==> flow/design.v <==
`timescale 1ns / 1ps
module AHB_Mul(  
    input HCLK,
    input HRESETn,
    input [31:0]M_AHB_0_haddr,
    input [2:0]M_AHB_0_hburst,
    input M_AHB_0_hmastlock,
    input [3:0]M_AHB_0_hprot,
    output reg [31:0]M_AHB_0_hrdata,
    output M_AHB_0_hready,
    output M_AHB_0_hresp,
    input [2:0]M_AHB_0_hsize,
    input [1:0]M_AHB_0_htrans,
    input [31:0]M_AHB_0_hwdata,
    input M_AHB_0_hwrite,
    output[3:0] led 
    );
    assign M_AHB_0_hready = 1'b1;
    assign M_AHB_0_hresp = 1'b0;
    reg [31:0] mem_A;    
    reg [31:0] mem_B;    
    reg [31:0] mem_C;    
    reg [31:0] mem_D;    
    reg [31:0] mem_E;    
    reg [31:0] mem_F;    
    reg [31:0] mem_G;    
    reg [31:0] mem_H;    
    reg[31:0] mem_I;   
    reg [1:0]   w_ctrl;  
    reg [1:0]   r_ctrl;  
    reg [3:0]   w_addr;  
    reg [3:0]   r_addr;  
    assign led[3:0] = mem_A[3:0];  
    always@(posedge HCLK)
    begin 
        if(!HRESETn)
        begin
            w_ctrl <= 2'b00;
            w_addr <= 4'h0;
        end
        else if(M_AHB_0_hwrite == 1'b1) 
        begin
        case(M_AHB_0_htrans)
            2'b00 :  
            begin
                w_ctrl <= 2'b00;
            end
            2'b01 :  
            begin
                w_ctrl <= 2'b01;
            end
            2'b10 :  
            begin
                w_ctrl <= 2'b10;
                w_addr <= M_AHB_0_haddr[5:2];
            end
            2'b11 :  
            begin
                w_ctrl <= 2'b11;
                w_addr <= M_AHB_0_haddr[5:2];
            end
        endcase
        end
        else
        begin
            w_ctrl <= 2'b00;  
        end
   end
    always@(posedge HCLK)  
    begin
    if(!HRESETn)
    begin
        mem_A <= 32'h0;
        mem_B <= 32'h0;
        mem_C <= 32'h0;
        mem_D <= 32'h0;
        mem_E <= 32'h0;
        mem_F <= 32'h0;
        mem_G <= 32'h0;
        mem_H <= 32'h0;
    end
    else
    case(w_ctrl)
        2'b00:  
        begin        
        end
        2'b01:  
        begin
        end
        2'b10:  
        begin
        case(w_addr)
            4'h0 : mem_A <= M_AHB_0_hwdata;
            4'h1 : mem_B <= M_AHB_0_hwdata;
            4'h2 : mem_C <= M_AHB_0_hwdata;
            4'h3 : mem_D <= M_AHB_0_hwdata;
            4'h4 : mem_E <= M_AHB_0_hwdata;
            4'h5 : mem_F <= M_AHB_0_hwdata;
            4'h6 : mem_G <= M_AHB_0_hwdata;
            4'h7 : mem_H <= M_AHB_0_hwdata;
        endcase
        end
        2'b11:  
        begin
        case(w_addr)
            4'h0 : mem_A <= M_AHB_0_hwdata;
            4'h1 : mem_B <= M_AHB_0_hwdata;
            4'h2 : mem_C <= M_AHB_0_hwdata;
            4'h3 : mem_D <= M_AHB_0_hwdata;
            4'h4 : mem_E <= M_AHB_0_hwdata;
            4'h5 : mem_F <= M_AHB_0_hwdata;
            4'h6 : mem_G <= M_AHB_0_hwdata;
            4'h7 : mem_H <= M_AHB_0_hwdata;
        endcase
        end
    endcase
    end
    always@(posedge HCLK) begin
        if (!HRESETn) begin
            r_ctrl <= 2'b00;
            r_addr <= 4'h0;
        end
        else if (M_AHB_0_hwrite == 1'b0) begin  
            case(M_AHB_0_htrans)
                2'b00 : r_ctrl <= 2'b00; 
                2'b01 : r_ctrl <= 2'b01; 
                2'b10 : 
                    begin
                        r_ctrl <= 2'b10; 
                        r_addr <= M_AHB_0_haddr[5:2];
                    end
                2'b11 :
                    begin
                        r_ctrl <= 2'b11; 
                        r_addr <= M_AHB_0_haddr[5:2];
                    end
            endcase
        end
        else begin
            r_ctrl <= 2'b00;  
        end
    end
    always@(*) begin
        case(r_addr)
            4'h0 : M_AHB_0_hrdata = mem_A;
            4'h1 : M_AHB_0_hrdata = mem_B;
            4'h2 : M_AHB_0_hrdata = mem_C;
            4'h3 : M_AHB_0_hrdata = mem_D;
            4'h4 : M_AHB_0_hrdata = mem_E;
            4'h5 : M_AHB_0_hrdata = mem_F;
            4'h6 : M_AHB_0_hrdata = mem_G;
            4'h7 : M_AHB_0_hrdata = mem_H;
            4'h8 : M_AHB_0_hrdata = mem_I;
            default : M_AHB_0_hrdata = 32'h0;
        endcase
    end
    always@(posedge HCLK) begin
        if (!HRESETn) begin
            mem_I <= 32'h1;
        end
        else
        case(w_ctrl) 
        2'b00 : begin end  
        2'b01 : begin end  
        2'b10 , 2'b11 : begin  
            case(w_addr)
                4'h0 : mem_I <= mem_I * M_AHB_0_hwdata;
                4'h1 : mem_I <= mem_I * M_AHB_0_hwdata;
                4'h2 : mem_I <= mem_I * M_AHB_0_hwdata;
                4'h3 : mem_I <= mem_I * M_AHB_0_hwdata;
                4'h4 : mem_I <= mem_I * M_AHB_0_hwdata;
                4'h5 : mem_I <= mem_I * M_AHB_0_hwdata;
                4'h6 : mem_I <= mem_I * M_AHB_0_hwdata;
                4'h7 : mem_I <= mem_I * M_AHB_0_hwdata;
                4'h8 : mem_I <= M_AHB_0_hwdata;
            endcase
        end
        endcase
    end
endmodule
Tool chain data of AHB_Mul
The steps from the RTL of AHB_Mul to its reports follow in flow order.
Line numbers count from 1 in the design file above.
Operators: Yosys type, input widths -> output width; for muxes data width and select width s.
Library cell names are shortened.
Not given: -

inputs
  top module = AHB_Mul
  clock input = HCLK
  cell library = sky130hd
  library corner = tt_025C_1v80

Elaborated design
Yosys after proc, flatten, opt, wreduce and memory -nomap, before mapping. Memory bits, and registers merged into a memory's read port (data or address), are not among the register bits. Print and check cells are not counted.

operators by class
  $mul = 1
  equal/unequal tests = 29
  mux-type cells = 19
  bitwise logic cells = 1
  reductions and logical operators = 20

operator list
  operator            number
  $mul 32x32->32      1
  $mux 32             16
  $pmux 32 s9         1
  $pmux 32 s2         1
  $eq 4x3->1 const B  8
  $reduce_and 2->1    12
  $ne 2x1->1 const B  8
  $eq 4x2->1 const B  4
  $eq 2x2->1 const B  4
  $eq 4x1->1 const B  2
  $eq 4x4->1 const B  2
  $logic_not 4->1     2
  $reduce_or 8->1     1
  $pmux 2 s4          1
  $reduce_bool 2->1   2
  $reduce_or 2->1     2
  $eq 2x1->1 const B  1
  $logic_not 2->1     1
  $not 1->1           1

storage and ports
  register bits after elaboration = 298
  bits of input ports = 80
  output and inout bits = 38
  word-level cells = 82

Longest topological paths
Longest topological path by Yosys (ltp), each cell counted once; first at word level (registers and memories cut), then after technology mapping (sequential cells cut; the memories' decode and read muxes count).

logic depth
  depth after elaboration = 4
  ABC_AREA = 1
  depth in mapped cells = 34
  gate-level depth less buffers = 32

Netlist
Yosys stat after the flow's synthesis: flattened, memories mapped to cells. It holds for the ABC_AREA given above (unset counts as 0); a run with the other value may have another netlist.

mapped netlist
  mapped cells = 3940
  cell area after synthesis = 0.0291067 mm^2
  area of sequential cells = 0.0059657 mm^2
  mapped flip-flops = 298
  buffer cells = 266

cells by type
  cell      number  area in all (um^2)
  fa_1      408     8.17E+03
  dfxtp_1   298     5.97E+03
  inv_1     1039    3899.99
  nand2_1   753     2.83E+03
  a21oi_1   370     1.85E+03
  ha_1      123     1.54E+03
  o21ai_0   295     1.48E+03
  clkbuf_1  212     795.763
  o22ai_1   106     663.136
  nand3_1   92      460.442
  nor2_1    64      240.23
  xor2_1    19      166.41
  a221oi_1  15      131.376
  buf_2     24      120.115
  xnor2_1   10      87.584
  buf_1     20      75.072
  nor4_1    11      68.816
  buf_4     9       67.565

Other cell types: 25; their cells: 72.

Timing after synthesis
OpenSTA on the mapped netlist: ideal clock, no wires. The path of least setup slack (recovery checks aside). Input and output delay are each 20% of the period. Register names are those of the netlist, which keeps one name where synthesis merged equal registers.

path after synthesis
  kind = input port to flip-flop
  start = in M_AHB_0_hwdata[2]
  end = reg mem_I[30]
  period = 10000 ps
  external input delay = 2000 ps
  setup time = 132 ps
  launch time at the first pin = 2000 ps
  data arrival time = 7959 ps
  data required time = 9868 ps
  path slack = 1908 ps
  path delay = 6091 ps
  stages = 25
  path buffers = 2
  period reached after synthesis = 8092 ps

"path delay" is the arrival time less input delay plus setup time.
"stages": output pins that drive a net of the path, with the launching flip-flop's if there is one; two outputs of one cell count as two.
"period reached after synthesis" = period - worst setup slack (recovery checks aside). The figure is calculated, with input and output delays left at 20% of the set period.
The rows between start and end are the longest chain of elaborated cells between them; the timing report does not say that the signal goes this way. Where chains are equally long, one stands for them.
A line is the first line of the expression or statement that the cell stems from. Yosys adds cells for indexed reads and writes and turns some case tables into memories.
A register here has more assigning lines than the two given.

on the way, after synthesis
  cell sequence = clkbuf_1 > clkbuf_1 > nand2_1 > fa_1 > inv_1 > fa_1 > inv_1 > fa_1 > inv_1 > fa_1 > fa_1 > inv_1 > fa_1 > inv_1 > fa_1 > fa_1 > ha_1 > a21o_1 > a31o_2 > a221oi_1 > nand2_1 > nand2_1 > nand3_1 > nand2_1 > a21oi_1
  cells in the longest elaborated chain = 2
  elaborated cells on any way between the ends = 2
  those cells by class = 1 x mul; 1 x mux

RTL lines, path after synthesis
  element         line  text
  from (decl)     14    input [31:0]M_AHB_0_hwdata,
  $mul 32x32->32  174   4'h7 : mem_I <= mem_I * M_AHB_0_hwdata;
  $pmux 32 s2     166   case(w_addr)
  to (assign)     167   4'h0 : mem_I <= mem_I * M_AHB_0_hwdata;
  to (assign)     168   4'h1 : mem_I <= mem_I * M_AHB_0_hwdata;
  to (decl)       28    reg[31:0] mem_I;

Worst path after layout
Path of least setup slack in the final report of entry A (OpenROAD, finished layout, wires in). Where an end is a register, its clock arrival counts in the times.
The path's times are printed in steps of 10 ps; the period is the one set.

path post-layout
  kind = input port to flip-flop
  start = in M_AHB_0_hwdata[12]
  end = reg mem_I[29]
  period = 5710 ps
  external input delay = 1140 ps
  setup time = 60 ps
  launch time at the first pin = 1140 ps
  data arrival time = 7580 ps
  data required time = 6180 ps
  path slack = -1400 ps
  stages = 25
  path buffers = 3

The rows between start and end are the longest chain of elaborated cells between them; the timing report does not say that the signal goes this way. Where chains are equally long, one stands for them.
A register here has more assigning lines than the two given.

on the way, post-layout
  cell sequence = buf_12 > clkbuf_16 > clkbuf_16 > nand2_4 > inv_2 > fa_1 > inv_2 > fa_2 > fa_2 > fa_1 > inv_1 > fa_1 > fa_1 > fa_2 > fa_2 > ha_4 > nand2_4 > nor4_4 > nand3_2 > nand3_4 > a21o_1 > a21oi_2 > o21ai_2 > nand2_1 > a21oi_1
  cells in the longest elaborated chain = 2
  elaborated cells on any way between the ends = 2
  those cells by class = 1 x mul; 1 x mux

RTL lines, path post-layout
  element         line  text
  from (decl)     14    input [31:0]M_AHB_0_hwdata,
  $mul 32x32->32  174   4'h7 : mem_I <= mem_I * M_AHB_0_hwdata;
  $pmux 32 s2     166   case(w_addr)
  to (assign)     167   4'h0 : mem_I <= mem_I * M_AHB_0_hwdata;
  to (assign)     168   4'h1 : mem_I <= mem_I * M_AHB_0_hwdata;
  to (decl)       28    reg[31:0] mem_I;

==> runs of AHB_Mul <==
Flow measurements of AHB_Mul on sky130hd: 4 stored runs with different settings, listed in no order. Input and output delays are each 20% of the period that was set; the output load is 0.01 pF.
By "clock period achieved" is meant the clock period of the run minus its worst setup slack. This is arithmetic on one report: input and output delays are still those of the set period (20% each).
"allowed time less slack (worst setup path)" means the part of the period allowed to the worst setup path (the constraints hold back 20% at inputs and 20% at outputs) less its slack; where the path has registers, the arrival times of their clocks count too.
By "power consumption" is meant OpenSTA's value without simulated activity: inputs other than the clock are taken to toggle once in ten clock periods, and the tool carries that through the logic.
"allowed time less slack (worst setup path)" is given in steps of 10 ps.
A setting shown as -- is not set for that run.

name                                             entry A                  entry B                  entry C                  entry D
ABC_AREA                                         1                        --                       --                       --
CAP_MARGIN                                       20                       20                       20                       20
CELL_PAD_IN_SITES_DETAIL_PLACEMENT               2                        --                       --                       --
CELL_PAD_IN_SITES_GLOBAL_PLACEMENT               1                        --                       --                       --
CORE_MARGIN                                      7                        2                        2                        2
CORE_UTILIZATION                                 15                       45                       40                       45
CTS_CLUSTER_DIAMETER                             173                      --                       --                       --
CTS_CLUSTER_SIZE                                 42                       --                       --                       --
GPL_ROUTABILITY_DRIVEN                           0                        --                       --                       --
GPL_TIMING_DRIVEN                                0                        --                       --                       --
MAX_ROUTING_LAYER                                met4                     met5                     --                       met5
PLACE_DENSITY_LB_ADDON                           0.21                     --                       --                       0.04
SETUP_SLACK_MARGIN                               0.43                     --                       --                       --
SLEW_MARGIN                                      40                       20                       20                       30
TNS_END_PERCENT                                  60                       80                       --                       75
period_ns                                        5.71                     6.21                     10.4                     6.21
CORE_ASPECT_RATIO                                --                       0.54                     --                       0.54
MIN_ROUTING_LAYER                                --                       met1                     --                       met1
PLACE_DENSITY                                    --                       --                       0.6                      --
clock period achieved (ps)                       7111                     7282                     9394                     7404
power consumption (µW)                           18762                    17587                    7570                     18745
smallest setup slack (ps)                        -1401                    -1072                    1006                     -1194
sum of negative setup slack (ps)                 -24698                   -15527                   0                        -19080
standard-cell area after layout (mm^2)           0.0371844                0.0341828                0.031006                 0.034682
allowed time less slack (worst setup path) (ps)  5970                     6040                     7310                     6160
critical path type                               input port to flip-flop  input port to flip-flop  input port to flip-flop  input port to flip-flop
synthesized cell area (mm^2)                     0.0291067                0.0281558                0.0281558                0.0281558
area of the die (mm^2)                           0.206575                 0.0646799                0.0725279                0.0646799
worst hold slack in the final report (ps)        461                      456                      452                      452
utilization of the finished layout (%)           19.3                     55.2                     44.4                     56.0
